==> flow/design.v <==
`timescale 1ns/1ns
module IF (
    input           clk,rst,sel,
    input   [31:0]  Shift_address,
    output  [31:0]  PC,
    output  [31:0]  PC_out);
    wire [31:0] PC1;
    assign PC_out = PC + 32'd1;
    mux2_1 mux (PC_out, Shift_address,sel,PC1);
    D_32 d1(PC1,PC,clk,rst);
endmodule
module IF_ID (
    input   [31:0]  in1,in2,
    input           clk,rst,flush,
    output  [31:0]  out1,out2);
    reg [31:0] instr;
    D_32 d1(in1,out1,clk,rst);
    always @ (posedge clk or posedge rst)
    begin
    if(rst==1)
    instr<=32'hFC000000;
    else if(flush)
    instr<=32'hFC000000;
    else
    instr<=in2;
    end
    assign out2 = instr;
endmodule
module ID (
    input       [31:0]  in1,WriteData,
    input               clk,rst,RegWrite,
    input       [4:0]   Destination,
    output      [31:0]  Data1,Data2,
    output      [31:0]  extend,
    output      [4:0]   Rd,Rs,Rt);
    assign extend = {{16{in1[15]}}, in1[15:0]};
    assign Rd = in1[15:11];
    assign Rs = in1[25:21];
    assign Rt = in1[20:16];
    RegFile File (clk,rst,RegWrite,in1[25:21],in1[20:16],Destination,WriteData,Data1,Data2);
endmodule
module control( Instruction, WB,MEM,EX);
    input [31:0] Instruction;
    output       MEM,WB;
    output [3:0] EX;
    reg     [1:0]   ALUOp;
    reg             ALUSrc,Branch,RegWrite,RegDst;
    always @(*) begin
        case(Instruction[31:26])
            6'b000000: begin
                ALUOp = 2'b10;
                ALUSrc = 0;
                Branch = 0;
                RegWrite = 1;
                RegDst = 1;
            end
            6'b000100: begin
                ALUOp = 2'b01;
                ALUSrc = 0;
                Branch = 1;
                RegWrite = 0;
                RegDst = 0;
            end
            6'b001000: begin
                ALUOp = 2'b00;
                ALUSrc = 1;
                Branch = 0;
                RegWrite = 1;
                RegDst = 0;
            end
            default: begin
                ALUOp = 2'b00;
                ALUSrc = 0;
                Branch = 0;
                RegWrite = 0;
                RegDst = 0;
            end
        endcase
    end
    assign WB = RegWrite;
    assign MEM = Branch;
    assign EX = {RegDst,ALUOp,ALUSrc};
endmodule
module RegFile(
    input           clk,reset,RegWrite,
    input   [4:0]   ReadReg1,ReadReg2,WriteReg,
    input   [31:0]  WriteData,
    output  [31:0]  ReadData1,ReadData2);
    wire [31:0] r[31:0];
    wire [31:0] enable;
    wire [31:0] out1,out2;
    genvar i;
    decoder d(WriteReg,enable);
    generate
    for(i=0;i<32;i=i+1) begin : regs
    dff_reg f(clk,reset,RegWrite & enable[i],WriteData,r[i]);
    end
    endgenerate
    assign out1 = r[ReadReg1];
    assign out2 = r[ReadReg2];
    assign ReadData1 = (RegWrite && WriteReg == ReadReg1) ? WriteData : out1;
    assign ReadData2 = (RegWrite && WriteReg == ReadReg2) ? WriteData : out2;
endmodule
module ID_EX (
    input   [31:0]  in1, in2, in3, in4,
    input   [4:0]   in5,in6,in7,
    input   [3:0]   ex_in,
    input           clk,rst,flush,mem_in,wb_in,
    output  [4:0]   Rd,Rs,Rt,
    output  [31:0]  A,B,Address,extend,
    output          mem_out,wb_out,ALUSrc,RegDst,
    output  [1:0]   ALUOp);
    D_32 d1(in1,A,clk,rst);
    D_32 d2(in2,B,clk,rst);
    D_32 d3(in3,Address,clk,rst);
    D_32 d4(in4,extend,clk,rst);
    D_5 d5(in5,Rd,clk,rst);
    D_5 d6(in6,Rs,clk,rst);
    D_5 d7(in7,Rt,clk,rst);
    d_ff     ff1     (.clk(clk),.rst(rst),.d(wb_in & ~flush),.q(wb_out));
    d_ff     ff3     (.clk(clk),.rst(rst),.d(mem_in & ~flush),.q(mem_out));
    d_ff     ff6     (.clk(clk),.rst(rst),.d(ex_in[0]),.q(ALUSrc));
    d_ff     ff8     (.clk(clk),.rst(rst),.d(ex_in[1]),.q(ALUOp[0]));
    d_ff     ff9     (.clk(clk),.rst(rst),.d(ex_in[2]),.q(ALUOp[1]));
    d_ff     ff10    (.clk(clk),.rst(rst),.d(ex_in[3]),.q(RegDst));
endmodule
module EX(
    input   [31:0]  pc,extended,reg1,reg2,data,wbdata,
    input           ALUSrc,RegDst,
    input   [1:0]   ALUOp,
    input   [4:0]   Rd,Rt,
    input   [1:0]   A,B,
    output  [31:0]  pc_in,alu_result,
    output  [4:0]   dst,
    output          zero);
    wire [31:0] ALUIn1,ALUIn2,ALUIn2_temp;
    wire op0,op1,op2;
    bit32ADD pc_add      (.in1(pc),.in2(extended<<2),.out(pc_in));
    mux2_1   mux_alu     (.in1(ALUIn2_temp),.in2(extended),.sel(ALUSrc),.out(ALUIn2));
    mux3_1   mux_alu_2   (.in1(reg2),.in2(data),.in3(wbdata),.sel(B),.out(ALUIn2_temp));
    mux3_1   mux_alu_1   (.in1(reg1),.in2(data),.in3(wbdata),.sel(A),.out(ALUIn1));
    MyALU    alu         (.in1(ALUIn1),.in2(ALUIn2),.op({op0|op2,op1}),.alu_result(alu_result),.zero(zero));
    ALU_ctrl ctrl        (.func(extended[5:0]),.alu_op0(ALUOp[0]),.alu_op1(ALUOp[1]),.op({op2,op1,op0}));
    assign dst = RegDst ? Rd : Rt;
endmodule
module MyALU(
    input [31:0] in1,in2,
    input [1:0] op,
    output [31:0] alu_result,
    output zero);
    wire [31:0] and_wire, or_wire, add_wire, sub_wire;
    bit32AND  and_op    (.in1(in1),.in2(in2),.out(and_wire));
    bit32OR   or_op     (.in1(in1),.in2(in2),.out(or_wire));
    bit32ADD  add_op    (.in1(in1),.in2(in2),.out(add_wire));
    bit32SUB  sub_op    (.in1(in1),.in2(in2),.out(sub_wire));
    bit32_4to1mux mux (.in1(and_wire),.in2(add_wire),.in3(or_wire),.in4(sub_wire),.sel(op),.out(alu_result));
    assign zero = (alu_result == 32'b0);
endmodule
module ALU_ctrl (func,alu_op0,alu_op1,op);
    input alu_op0,alu_op1;
    input [5:0] func;
    output [2:0] op;
    assign op[0] = (~alu_op1 & alu_op0) | (alu_op1 & func[1]);
    assign op[1] = (~func[2]) | (~alu_op1);
    assign op[2] = (func[1] & alu_op1) | alu_op0;
endmodule
module EX_MEM(
    input   [31:0]  pc_in,alu_result_in,
    input   [4:0]   dstreg_in,
    input           zero_in,clk,rst,flush,wb_in,mem_in,
    output  [31:0]  pc_out,alu_result_out,
    output  [4:0]   dstreg_out,
    output          zero_out,mem_out,wb_out);
    D_32   pc_reg              (.in(pc_in),.clk(clk),.rst(rst),.out(pc_out));
    D_32   alu_result_reg      (.in(alu_result_in),.clk(clk),.rst(rst),.out(alu_result_out));
    D_5    dstreg_reg          (.in(dstreg_in),.clk(clk),.rst(rst),.out(dstreg_out));
    d_ff   zero_reg            (.d(zero_in),.clk(clk),.rst(rst),.q(zero_out));
    d_ff   RegWrite_reg        (.d(wb_in & ~flush),.clk(clk),.rst(rst),.q(wb_out));
    d_ff   branch_reg          (.d(mem_in & ~flush),.clk(clk),.rst(rst),.q(mem_out));
endmodule
module MEM(
    input           branch,zero,
    output          PCSrc);
    and     g1          (PCSrc,branch,zero);
endmodule
module MEM_WB(
    input   [31:0]  alu_result_in,
    input   [4:0]   dstreg_in,
    input           clk,rst,wb_in,
    output  [31:0]  alu_result_out,
    output  [4:0]   dstreg_out,
    output          RegWrite);
    D_32   alu_result  (.in(alu_result_in),.clk(clk),.rst(rst),.out(alu_result_out));
    D_5    dstreg_reg  (.in(dstreg_in),.clk(clk),.rst(rst),.out(dstreg_out));
    d_ff   wb_reg      (.d(wb_in),.clk(clk),.rst(rst),.q(RegWrite));
endmodule
module WB(
    input   [31:0]  alu_result,
    output  [31:0]  write_data);
    assign write_data = alu_result;
endmodule
module hazard(input [4:0] Rs,Rt,Rd_mem,Rd_wb,
    input wb_mem,wb_wb,
    output reg [1:0] A,B);
    always @(*) begin
        if (wb_mem && Rs == Rd_mem)     A = 2'd1;
        else if (wb_wb && Rs == Rd_wb)  A = 2'd2;
        else                            A = 2'd0;
        if (wb_mem && Rt == Rd_mem)     B = 2'd1;
        else if (wb_wb && Rt == Rd_wb)  B = 2'd2;
        else                            B = 2'd0;
    end
endmodule
module mux2_1(in1,in2,sel,out);
    input [31:0] in1,in2;
    input sel;
    output reg [31:0]out;
    always @*
    begin
    case (sel)
    1'b0: out=in1;
    1'b1: out=in2;
    endcase
    end
endmodule
module mux3_1(in1,in2,in3,sel,out);
    input [31:0] in1,in2,in3;
    input [1:0] sel;
    output reg [31:0]out;
    always @*
    begin
    case (sel)
    2'd1: out=in2;
    2'd2: out=in3;
    default: out=in1;
    endcase
    end
endmodule
module bit32_4to1mux(
    output [31:0] out,
    input [31:0] in1,in2,in3,in4,
    input [1:0] sel);
    wire [31:0] out1,out2;
    mux2_1 mux1(.out(out1),.sel(sel[0]),.in1(in1),.in2(in2));
    mux2_1 mux2(.out(out2),.sel(sel[0]),.in1(in3),.in2(in4));
    mux2_1 mux3(.out(out),.sel(sel[1]),.in1(out1),.in2(out2));
endmodule
module bit32AND (
    output [31:0] out,
    input [31:0] in1,in2);
    assign {out}=in1 & in2;
endmodule
module bit32OR (
    output [31:0] out,
    input [31:0] in1,in2);
    assign {out}=in1 | in2;
endmodule
module bit32ADD (
    output [31:0] out,
    input [31:0] in1,in2);
    assign {out}=in1 + in2;
endmodule
module bit32SUB (
    output [31:0] out,
    input [31:0] in1,in2);
    assign {out}=in1 + (~in2) + 1;
endmodule
module d_ff(
    input d,clk,rst,
    output reg q);
    always @(posedge clk or posedge rst) begin
        if(rst)
            q <= 1'b0;
        else
            q <= d;
    end
endmodule
module D_32(in,out,clk,rst);
    input[31:0] in;
    input clk,rst;
    output reg [31:0] out;
    always @ (posedge clk or posedge rst)
    begin
    if(rst==1)
    out<=0;
    else
    out<=in;
    end
endmodule
module dff_reg(clk,rst,en,D,Q);
    input [31:0] D;
    input clk,rst,en;
    output reg [31:0]Q;
    always @(posedge clk or posedge rst)
    begin
    if(rst==1)
    Q<=32'd0;
    else if(en)
    Q<=D;
    end
endmodule
module D_5(in,out,clk,rst);
    input[4:0] in;
    input clk,rst;
    output reg [4:0] out;
    always @ (posedge clk or posedge rst)
    begin
    if(rst==1)
    out<=0;
    else
    out<=in;
    end
endmodule
module decoder(in,out);
    input [4:0] in;
    output [31:0] out;
    assign out = 32'd1 << in;
endmodule
module mips_top (
    input           clk,
    input           rst,
    output  [31:0]  imem_addr,
    input   [31:0]  imem_data,
    output          wb_en,
    output  [4:0]   wb_reg,
    output  [31:0]  wb_data);
    wire            flush;
    wire            PCSrc,RegWrite,ALUSrc,RegDst,zero_EXOut,zero_MEMIn,branch;
    wire    [1:0]   ALUOp;
    wire    [3:0]   EX_ctrl;
    wire            MEM_ctrl,MEM_ctrl1;
    wire            WB_ctrl,WB_ctrl1,WB_ctrl2;
    wire    [31:0]  Shift_address,WriteData;
    wire    [31:0]  Rs_IDOut,Rt_IDOut,Rs_EXIn,Rt_EXIn;
    wire    [31:0]  extended_IDOut,extended_EXIn;
    wire    [31:0]  instr_IDIn;
    wire    [31:0]  PC_IFOut,PC_IDIn,PC_EXIn,PC_EXOut;
    wire    [31:0]  ALUResult_EXOut,ALUResult_MEMIn,ALUResult_WBIn;
    wire    [1:0]   a,b;
    wire    [4:0]   WriteReg,Rs_out,Rt_out,Rd_addr_IDOut,Rs_Addr_ID_out,Rt_Addr_ID_out,Rd_addr_EXIn,Dst_EXOut,Rd_addr_MEMIn;
    IF      fetch   (.clk(clk),.rst(rst),.sel(PCSrc),.Shift_address(Shift_address),.PC_out(PC_IFOut),.PC(imem_addr));
    IF_ID   if_id   (.clk(clk),.rst(rst),.flush(flush),.in1(PC_IFOut),.in2(imem_data),.out1(PC_IDIn),.out2(instr_IDIn));
    ID      decode  (.clk(clk),.rst(rst),.in1(instr_IDIn),.WriteData(WriteData),.RegWrite(RegWrite),
                     .Destination(WriteReg),.Data1(Rs_IDOut),.Data2(Rt_IDOut),.extend(extended_IDOut),
                     .Rd(Rd_addr_IDOut),.Rs(Rs_out),.Rt(Rt_out));
    control ctrl    (.Instruction(instr_IDIn),.EX(EX_ctrl),.MEM(MEM_ctrl),.WB(WB_ctrl));
    ID_EX   id_ex   (.clk(clk),.rst(rst),.flush(flush),.in1(Rs_IDOut),.in2(Rt_IDOut),.in3(PC_IDIn),.in4(extended_IDOut),
                     .in5(Rd_addr_IDOut),.in6(Rs_out),.in7(Rt_out),.ex_in(EX_ctrl),.mem_in(MEM_ctrl),.wb_in(WB_ctrl),
                     .Rd(Rd_addr_EXIn),.A(Rs_EXIn),.B(Rt_EXIn),.Address(PC_EXIn),.extend(extended_EXIn),
                     .wb_out(WB_ctrl1),.mem_out(MEM_ctrl1),.ALUSrc(ALUSrc),.RegDst(RegDst),.ALUOp(ALUOp),
                     .Rs(Rs_Addr_ID_out),.Rt(Rt_Addr_ID_out));
    EX      execute (.pc(PC_EXIn),.extended(extended_EXIn),.reg1(Rs_EXIn),.reg2(Rt_EXIn),.ALUSrc(ALUSrc),.RegDst(RegDst),
                     .ALUOp(ALUOp),.Rd(Rd_addr_EXIn),.Rt(Rt_Addr_ID_out),.dst(Dst_EXOut),
                     .pc_in(PC_EXOut),.alu_result(ALUResult_EXOut),.zero(zero_EXOut),
                     .data(ALUResult_MEMIn),.wbdata(WriteData),.A(a),.B(b));
    EX_MEM  ex_mem  (.clk(clk),.rst(rst),.flush(flush),.pc_in(PC_EXOut),.alu_result_in(ALUResult_EXOut),.dstreg_in(Dst_EXOut),
                     .zero_in(zero_EXOut),.wb_in(WB_ctrl1),.mem_in(MEM_ctrl1),.pc_out(Shift_address),
                     .alu_result_out(ALUResult_MEMIn),.dstreg_out(Rd_addr_MEMIn),.zero_out(zero_MEMIn),.mem_out(branch),
                     .wb_out(WB_ctrl2));
    MEM     mem     (.PCSrc(PCSrc),.branch(branch),.zero(zero_MEMIn));
    MEM_WB  mem_wb  (.clk(clk),.rst(rst),.alu_result_in(ALUResult_MEMIn),.dstreg_in(Rd_addr_MEMIn),.wb_in(WB_ctrl2),
                     .alu_result_out(ALUResult_WBIn),.dstreg_out(WriteReg),.RegWrite(RegWrite));
    WB      WriteBack (.alu_result(ALUResult_WBIn),.write_data(WriteData));
    hazard  hz      (.Rs(Rs_Addr_ID_out),.Rt(Rt_Addr_ID_out),.Rd_mem(Rd_addr_MEMIn),.Rd_wb(WriteReg),
                     .wb_mem(WB_ctrl2),.wb_wb(RegWrite),.A(a),.B(b));
    assign flush = PCSrc;
    assign wb_en   = RegWrite;
    assign wb_reg  = WriteReg;
    assign wb_data = WriteData;
endmodule
# Tool chain data of mips_top
# Each step is given for the RTL above and for the edited RTL.
# Lines under "orig" count in the file above, lines under "edited" in the edited file.
# "diff": "edited" minus "orig" as printed here. "rel_change_pct": 100 x difference / "orig".
# Operators carry their Yosys type and port widths (W data, S select, Z words).
# The mark - stands for no value.
dict set report setup {
  top_module {mips_top}
  clock {clk}
  library {sky130hd}
  pvt_corner {tt_025C_1v80}
}

# Diff
# Unified diff, file above to edited file.
# This change comes from a script, not from a designer. The edited design behaves differently; no optimisation was intended.
# begin of diff
@@ -264,5 +264,5 @@
     output [31:0] out,
     input [31:0] in1,in2);
-    assign {out}=in1 + (~in2) + 1;
+    assign {out}=in1 + (~in2) ^ 1;
 endmodule
 module d_ff(
# end of diff

# Word-level counts
# Counts by Yosys on the flattened word-level netlist (proc, flatten, opt, wreduce). Print and check cells are left out. Cells with the same type and inputs are merged into one.
# item orig edited diff rel_change_pct
set word_totals {}
lappend word_totals {out_inout_bits 70 70 0 0.00}
lappend word_totals {elab_cells 222 222 0 0.00}
lappend word_totals {ff_bits 1363 1363 0 0.00}
# item orig edited diff rel_change_pct
set op_classes {}
lappend op_classes {muxes 22 22 0 0.00}
lappend op_classes {n_addsub 5 4 -1 -20.00}
lappend op_classes {bitwise 52 53 1 1.92}
lappend op_classes {reduce_logical 11 11 0 0.00}
lappend op_classes {n_eq 74 74 0 0.00}
lappend op_classes {shift 1 1 0 0.00}
# operator orig edited diff rel_change_pct
set op_table {}
lappend op_table {{$not A1 Y1} 6 7 1 16.67}
lappend op_table {{$add A32 B1 Y32 const B} 2 1 -1 -50.00}
lappend op_table {{$and A1 B1 Y1} 39 39 0 0.00}
lappend op_table {{$eq A5 B5 Y1 const B} 32 32 0 0.00}
lappend op_table {{$eq A5 B4 Y1 const B} 16 16 0 0.00}
lappend op_table {{$eq A5 B3 Y1 const B} 8 8 0 0.00}
lappend op_table {{$pmux W32 S2} 7 7 0 0.00}
lappend op_table {{$eq A5 B5 Y1} 6 6 0 0.00}
lappend op_table {{$logic_and A1 B1 Y1} 6 6 0 0.00}
lappend op_table {{$eq A5 B2 Y1 const B} 4 4 0 0.00}
lappend op_table {{$mux W1} 4 4 0 0.00}
lappend op_table {{$mux W2} 4 4 0 0.00}
lappend op_table {{$or A1 B1 Y1} 4 4 0 0.00}
lappend op_table {{$add A32 B32 Y32} 3 3 0 0.00}
lappend op_table {{$mux W32} 3 3 0 0.00}
lappend op_table {{$eq A2 B1 Y1 const B} 2 2 0 0.00}
lappend op_table {{$eq A2 B2 Y1 const B} 2 2 0 0.00}
lappend op_table {{$eq A5 B1 Y1 const B} 2 2 0 0.00}
lappend op_table {{$logic_not A5 Y1} 2 2 0 0.00}
lappend op_table {{$pmux W32 S32} 2 2 0 0.00}
lappend op_table {{$and A32 B32 Y32} 1 1 0 0.00}
lappend op_table {{$eq A6 B3 Y1 const B} 1 1 0 0.00}
lappend op_table {{$eq A6 B4 Y1 const B} 1 1 0 0.00}
lappend op_table {{$logic_not A32 Y1} 1 1 0 0.00}
lappend op_table {{$logic_not A6 Y1} 1 1 0 0.00}
lappend op_table {{$mux W5} 1 1 0 0.00}
lappend op_table {{$not A32 Y32} 1 1 0 0.00}
lappend op_table {{$or A32 B32 Y32} 1 1 0 0.00}
# The list need not be complete.

# Depth
# Yosys ltp: most cells in a row. Word level: on the elaborated netlist, between registers, memories and ports. Mapped: between sequential cells and ports; inverters and the memories' decode and read muxes count.
# item orig edited diff rel_change_pct
set depth {}
lappend depth {word_depth 13 13 0 0.00}
lappend depth {abc_area 0 0 - -}
lappend depth {ltp_mapped 25 25 0 0.00}
lappend depth {depth_no_buf 20 22 2 10.00}

# Synthesis result
# Source: synth_stat.txt of the flow (Yosys; design flattened, memories mapped). It holds for the ABC_AREA given above (unset counts as 0); a run with the other value may have another netlist.
# item orig edited diff rel_change_pct
set mapped {}
lappend mapped {seqArea_um2 33990.1 33990.1 0.0 0.00}
lappend mapped {ffs 1358 1358 0 0.00}
lappend mapped {buffers 543 543 0 0.00}
lappend mapped {area_um2 68091.6 67861.3 -230.3 -0.34}
lappend mapped {stdcells 5808 5804 -4 -0.07}
# cell orig edited diff rel_change_pct
set types {}
lappend types {sky130_fd_sc_hd__buf_1 82 113 31 37.80}
lappend types {sky130_fd_sc_hd__nand2_1 181 209 28 15.47}
lappend types {sky130_fd_sc_hd__clkbuf_1 448 428 -20 -4.46}
lappend types {sky130_fd_sc_hd__inv_1 118 102 -16 -13.56}
lappend types {sky130_fd_sc_hd__nor2_1 227 212 -15 -6.61}
lappend types {sky130_fd_sc_hd__a211oi_1 64 52 -12 -18.75}
lappend types {sky130_fd_sc_hd__nor2b_1 7 19 12 171.43}
lappend types {sky130_fd_sc_hd__xor2_1 41 52 11 26.83}
lappend types {sky130_fd_sc_hd__o21ai_0 142 151 9 6.34}
lappend types {sky130_fd_sc_hd__xnor2_1 67 58 -9 -13.43}
lappend types {sky130_fd_sc_hd__a21o_1 23 32 9 39.13}
lappend types {sky130_fd_sc_hd__a21oi_1 166 173 7 4.22}
lappend types {sky130_fd_sc_hd__o31ai_1 14 7 -7 -50.00}
lappend types {sky130_fd_sc_hd__or2_2 8 15 7 87.50}
lappend types {sky130_fd_sc_hd__and2_1 42 36 -6 -14.29}
lappend types {sky130_fd_sc_hd__buf_2 7 2 -5 -71.43}
lappend types {sky130_fd_sc_hd__a221oi_1 329 325 -4 -1.22}
lappend types {sky130_fd_sc_hd__or3_1 14 10 -4 -28.57}
# The list need not be complete.
# The figures by module come from a second, unflattened synthesis with its own total; it is not the netlist above.
# item orig edited diff rel_change_pct
set hier_totals {}
lappend hier_totals {hier_cells 6303 6300 -3 -0.05}
lappend hier_totals {area_unflattened_um2 78358.9 78306.4 -52.5 -0.07}
# Rows give one instance, submodules left out.
# mod mod_seq_area_um2 n_inst mod_area_um2 cells
set modules_orig {}
lappend modules_orig {dff_reg 800.8 32 1348.8 69}
lappend modules_orig {RegFile 0.0 1 14745.4 2255}
lappend modules_orig {D_32 800.8 9 804.5 33}
lappend modules_orig {bit32ADD 0.0 2 1498.9 202}
lappend modules_orig {mux2_1 0.0 5 544.3 36}
lappend modules_orig {bit32SUB 0.0 1 1848.0 264}
lappend modules_orig {mux3_1 0.0 2 636.9 113}
lappend modules_orig {IF_ID 808.3 1 1033.5 68}
lappend modules_orig {IF 0.0 1 684.4 96}
lappend modules_orig {D_5 125.1 5 128.9 6}
lappend modules_orig {ID 0.0 1 352.8 47}
lappend modules_orig {d_ff 25.0 10 28.8 2}
lappend modules_orig {hazard 0.0 1 250.2 30}
lappend modules_orig {WB 0.0 1 240.2 32}
# orig: Further modules, not shown: 13.
# mod mod_seq_area_um2 n_inst mod_area_um2 cells
set modules_edited {}
lappend modules_edited {dff_reg 800.8 32 1348.8 69}
lappend modules_edited {RegFile 0.0 1 14745.4 2255}
lappend modules_edited {D_32 800.8 9 804.5 33}
lappend modules_edited {bit32ADD 0.0 2 1498.9 202}
lappend modules_edited {mux2_1 0.0 5 544.3 36}
lappend modules_edited {bit32SUB 0.0 1 1795.5 261}
lappend modules_edited {mux3_1 0.0 2 636.9 113}
lappend modules_edited {IF_ID 808.3 1 1033.5 68}
lappend modules_edited {IF 0.0 1 684.4 96}
lappend modules_edited {D_5 125.1 5 128.9 6}
lappend modules_edited {ID 0.0 1 352.8 47}
lappend modules_edited {d_ff 25.0 10 28.8 2}
lappend modules_edited {hazard 0.0 1 250.2 30}
lappend modules_edited {WB 0.0 1 240.2 32}
# edited: Further modules, not shown: 13.

# Path before layout
# Path of least setup slack by OpenSTA after synthesis, without wires, with an ideal clock, recovery checks aside; 20% of the period is set as input and as output delay. Where synthesis merged equal registers, the netlist keeps one of their names.
# item orig edited diff rel_change_pct
set synth_timing {}
lappend synth_timing {kind reg2reg reg2reg - -}
lappend synth_timing {start {register mem_wb.dstreg_reg.out[2]} {register mem_wb.dstreg_reg.out[2]} - -}
lappend synth_timing {end {register ex_mem.zero_reg.q} {register ex_mem.zero_reg.q} - -}
lappend synth_timing {driving_pins 25 24 -1 -4.00}
lappend synth_timing {arrival_time_ns 5.795 6.322 0.527 9.09}
lappend synth_timing {slack_ns 2.110 1.610 -0.500 -}
lappend synth_timing {delay_ns 5.891 6.390 0.499 8.47}
lappend synth_timing {required_ns 7.904 7.932 0.028 0.35}
lappend synth_timing {n_path_buf 4 3 -1 -25.00}
lappend synth_timing {setup_ns 0.096 0.068 -0.028 -}
lappend synth_timing {tclk_ns 8.0 8.0 0.0 0.00}
lappend synth_timing {synth_period_reached_ns 5.89 6.39 0.50 8.49}
# "delay_ns" is the arrival time less input delay plus setup time.
# "driving_pins": output pins that drive a net of the path, with the launching flip-flop's if there is one; two outputs of one cell count as two.
# "synth_period_reached_ns" is the clock period less the worst setup slack; recovery checks do not enter. This is arithmetic on one report: input and output delays are still those of the set period (20% each).
# The rows between start and end are the longest chain of elaborated cells between them; the timing report does not say that the signal goes this way. Where chains are equally long, one stands for them.
# Each line given opens the expression or statement behind the cell; cells for indexed reads and writes are added by Yosys, which also makes memories of some case tables.
dict set report synth_via_orig {
  path_cell_list {sky130_fd_sc_hd__dfrtp_1 -> sky130_fd_sc_hd__clkbuf_1 -> sky130_fd_sc_hd__clkbuf_1 -> sky130_fd_sc_hd__xor2_1 -> sky130_fd_sc_hd__nor4_1 -> sky130_fd_sc_hd__and3_1 -> sky130_fd_sc_hd__clkbuf_1 -> sky130_fd_sc_hd__buf_1 -> sky130_fd_sc_hd__mux2i_1 -> sky130_fd_sc_hd__o21ai_0 -> sky130_fd_sc_hd__inv_1 -> sky130_fd_sc_hd__ha_1 -> sky130_fd_sc_hd__ha_1 -> sky130_fd_sc_hd__or2_1 -> sky130_fd_sc_hd__a311oi_2 -> sky130_fd_sc_hd__nor4b_4 -> sky130_fd_sc_hd__nor2_4 -> sky130_fd_sc_hd__o41ai_2 -> sky130_fd_sc_hd__o211ai_1 -> sky130_fd_sc_hd__a31oi_1 -> sky130_fd_sc_hd__or4_1 -> sky130_fd_sc_hd__or4_1 -> sky130_fd_sc_hd__nor4_1 -> sky130_fd_sc_hd__nand4b_1 -> sky130_fd_sc_hd__nor4_2}
  elab_chain_cells 13
  cone_cells 25
}
# item line_no
set synth_rtl_orig {}
lappend synth_rtl_orig {{start: declaration} 305} ;# output reg [4:0] out;
lappend synth_rtl_orig {{start: assignment} 309} ;# out<=0;
lappend synth_rtl_orig {{start: assignment} 311} ;# out<=in;
lappend synth_rtl_orig {{$eq A5 B5 Y1} 210} ;# else if (wb_wb && Rt == Rd_wb)  B = 2'd2;
lappend synth_rtl_orig {{$logic_and A1 B1 Y1} 210}
lappend synth_rtl_orig {{$mux W2} 210}
lappend synth_rtl_orig {{$mux W2} 209} ;# if (wb_mem && Rt == Rd_mem)     B = 2'd1;
lappend synth_rtl_orig {{$eq A2 B2 Y1} 232} ;# case (sel)
lappend synth_rtl_orig {{$pmux W32 S2} 232}
lappend synth_rtl_orig {{$pmux W32 S2} 220} ;# case (sel)
lappend synth_rtl_orig {{$not A32 Y32} 266} ;# assign {out}=in1 + (~in2) + 1;
lappend synth_rtl_orig {{$add A32 B32 Y32} 266}
lappend synth_rtl_orig {{$add A32 B1 Y32} 266}
lappend synth_rtl_orig {{$pmux W32 S2 x2} 220}
lappend synth_rtl_orig {{$logic_not A32 Y1} 157} ;# assign zero = (alu_result == 32'b0);
lappend synth_rtl_orig {{end: assignment} 273} ;# q <= 1'b0;
lappend synth_rtl_orig {{end: assignment} 275} ;# q <= d;
lappend synth_rtl_orig {{end: declaration} 270} ;# output reg q);
dict set report synth_via_edited {
  path_cell_list {sky130_fd_sc_hd__dfrtp_1 -> sky130_fd_sc_hd__clkbuf_1 -> sky130_fd_sc_hd__xor2_1 -> sky130_fd_sc_hd__nor4_1 -> sky130_fd_sc_hd__and3_1 -> sky130_fd_sc_hd__clkbuf_1 -> sky130_fd_sc_hd__buf_1 -> sky130_fd_sc_hd__mux2i_1 -> sky130_fd_sc_hd__o21ai_0 -> sky130_fd_sc_hd__inv_1 -> sky130_fd_sc_hd__ha_1 -> sky130_fd_sc_hd__ha_1 -> sky130_fd_sc_hd__or2_1 -> sky130_fd_sc_hd__mux2i_1 -> sky130_fd_sc_hd__xnor2_1 -> sky130_fd_sc_hd__mux2_2 -> sky130_fd_sc_hd__or3_1 -> sky130_fd_sc_hd__or4_1 -> sky130_fd_sc_hd__or4_1 -> sky130_fd_sc_hd__or4_1 -> sky130_fd_sc_hd__or4_1 -> sky130_fd_sc_hd__or4b_1 -> sky130_fd_sc_hd__nor4_1 -> sky130_fd_sc_hd__and4bb_1}
  cone_cells 25
}
# item line_no
set synth_rtl_edited {}
lappend synth_rtl_edited {{start: declaration} 305} ;# output reg [4:0] out;
lappend synth_rtl_edited {{start: assignment} 309} ;# out<=0;
lappend synth_rtl_edited {{start: assignment} 311} ;# out<=in;
lappend synth_rtl_edited {{end: assignment} 273} ;# q <= 1'b0;
lappend synth_rtl_edited {{end: assignment} 275} ;# q <= d;
lappend synth_rtl_edited {{end: declaration} 270} ;# output reg q);
# edited: No chain of elaborated cells between the ends is given.

# Path in the finished layout
# From the final timing report of each run of set A: the path of least setup slack in the routed layout; clock arrival at registers is part of the times.
# item orig edited diff rel_change_pct
set layout_timing {}
lappend layout_timing {kind reg2reg reg2reg - -}
lappend layout_timing {start {register mem_wb.dstreg_reg.out[2]} {register mem_wb.dstreg_reg.out[0]} - -}
lappend layout_timing {end {register ex_mem.zero_reg.q} {register ex_mem.zero_reg.q} - -}
lappend layout_timing {tclk_ns 8.0 8.0 0.0 0.00}
lappend layout_timing {slack_ns 1.39 1.03 -0.36 -}
lappend layout_timing {arrival_time_ns 7.30 7.70 0.40 5.48}
lappend layout_timing {n_path_buf 1 1 0 0.00}
lappend layout_timing {driving_pins 22 20 -2 -9.09}
lappend layout_timing {setup_ns 0.09 0.06 -0.03 -}
lappend layout_timing {required_ns 8.69 8.73 0.04 0.46}
# The rows between start and end are the longest chain of elaborated cells between them; the timing report does not say that the signal goes this way. Where chains are equally long, one stands for them.
dict set report layout_via_orig {
  path_cell_list {sky130_fd_sc_hd__dfrtp_1 -> sky130_fd_sc_hd__xor2_1 -> sky130_fd_sc_hd__nor4_1 -> sky130_fd_sc_hd__and3_2 -> sky130_fd_sc_hd__buf_4 -> sky130_fd_sc_hd__mux2i_1 -> sky130_fd_sc_hd__o21ai_0 -> sky130_fd_sc_hd__inv_1 -> sky130_fd_sc_hd__ha_1 -> sky130_fd_sc_hd__fa_1 -> sky130_fd_sc_hd__nor2_1 -> sky130_fd_sc_hd__o31a_1 -> sky130_fd_sc_hd__o22ai_2 -> sky130_fd_sc_hd__nor4_4 -> sky130_fd_sc_hd__o31ai_1 -> sky130_fd_sc_hd__o211ai_1 -> sky130_fd_sc_hd__a31oi_1 -> sky130_fd_sc_hd__or4_1 -> sky130_fd_sc_hd__or4_1 -> sky130_fd_sc_hd__nor4_1 -> sky130_fd_sc_hd__nand4b_1 -> sky130_fd_sc_hd__nor4_2}
  elab_chain_cells 13
  cone_cells 25
}
# item line_no
set layout_rtl_orig {}
lappend layout_rtl_orig {{start: declaration} 305} ;# output reg [4:0] out;
lappend layout_rtl_orig {{start: assignment} 309} ;# out<=0;
lappend layout_rtl_orig {{start: assignment} 311} ;# out<=in;
lappend layout_rtl_orig {{$eq A5 B5 Y1} 210} ;# else if (wb_wb && Rt == Rd_wb)  B = 2'd2;
lappend layout_rtl_orig {{$logic_and A1 B1 Y1} 210}
lappend layout_rtl_orig {{$mux W2} 210}
lappend layout_rtl_orig {{$mux W2} 209} ;# if (wb_mem && Rt == Rd_mem)     B = 2'd1;
lappend layout_rtl_orig {{$eq A2 B2 Y1} 232} ;# case (sel)
lappend layout_rtl_orig {{$pmux W32 S2} 232}
lappend layout_rtl_orig {{$pmux W32 S2} 220} ;# case (sel)
lappend layout_rtl_orig {{$not A32 Y32} 266} ;# assign {out}=in1 + (~in2) + 1;
lappend layout_rtl_orig {{$add A32 B32 Y32} 266}
lappend layout_rtl_orig {{$add A32 B1 Y32} 266}
lappend layout_rtl_orig {{$pmux W32 S2 x2} 220}
lappend layout_rtl_orig {{$logic_not A32 Y1} 157} ;# assign zero = (alu_result == 32'b0);
lappend layout_rtl_orig {{end: assignment} 273} ;# q <= 1'b0;
lappend layout_rtl_orig {{end: assignment} 275} ;# q <= d;
lappend layout_rtl_orig {{end: declaration} 270} ;# output reg q);
dict set report layout_via_edited {
  path_cell_list {sky130_fd_sc_hd__dfrtp_1 -> sky130_fd_sc_hd__xor2_1 -> sky130_fd_sc_hd__nor4_1 -> sky130_fd_sc_hd__and3_2 -> sky130_fd_sc_hd__buf_4 -> sky130_fd_sc_hd__mux2i_1 -> sky130_fd_sc_hd__a211oi_1 -> sky130_fd_sc_hd__a21o_1 -> sky130_fd_sc_hd__ha_1 -> sky130_fd_sc_hd__a211o_1 -> sky130_fd_sc_hd__a221oi_1 -> sky130_fd_sc_hd__or4_1 -> sky130_fd_sc_hd__a31oi_1 -> sky130_fd_sc_hd__or4_1 -> sky130_fd_sc_hd__or4_1 -> sky130_fd_sc_hd__or4_1 -> sky130_fd_sc_hd__or4_1 -> sky130_fd_sc_hd__or4b_1 -> sky130_fd_sc_hd__nor4_1 -> sky130_fd_sc_hd__and4bb_1}
  cone_cells 25
}
# item line_no
set layout_rtl_edited {}
lappend layout_rtl_edited {{start: declaration} 305} ;# output reg [4:0] out;
lappend layout_rtl_edited {{start: assignment} 309} ;# out<=0;
lappend layout_rtl_edited {{start: assignment} 311} ;# out<=in;
lappend layout_rtl_edited {{end: assignment} 273} ;# q <= 1'b0;
lappend layout_rtl_edited {{end: assignment} 275} ;# q <= d;
lappend layout_rtl_edited {{end: declaration} 270} ;# output reg q);
# edited: No chain of elaborated cells between the ends is given.

# Measured runs
# Both versions went through the flow (Yosys, OpenROAD) with the same settings in each pair. Constraints: input delay and output delay 20% of the set period each, output load 0.01 pF.
dict set report flow_settings_set_A {
  CORE_UTILIZATION 40
  PLACE_DENSITY 0.6
  period_ns 8.0
  CAP_MARGIN 20
  CORE_MARGIN 2
  SLEW_MARGIN 20
}
# item orig edited diff rel_change_pct
set results_set_A {}
lappend results_set_A {total_power_uw 15668 15523 -145 -0.93}
lappend results_set_A {ys_area_um2 68091.6 67861.3 -230.3 -0.34}
lappend results_set_A {timing.setup.ws_ns 1.388 1.035 -0.353 -}
lappend results_set_A {stdcell_area_um2 77244.1 76865.0 -379.1 -0.49}
lappend results_set_A {die_footprint_um2 173547.0 172964.0 -583.0 -0.34}
lappend results_set_A {hold_worst_slack_ns 0.323 0.339 0.016 -}
lappend results_set_A {layout_utilization_frac 0.456 0.455 -0.001 -}
lappend results_set_A {achieved_period_ns 6.612 6.965 0.353 5.34}
# "achieved_period_ns": clock period set for the run, less the worst setup slack. It is reckoned from that one timing run; input and output delays stay at 20% of the period that was set.
# By "total_power_uw" is meant OpenSTA's value without simulated activity: inputs other than the clock are taken to toggle once in ten clock periods, and the tool carries that through the logic.
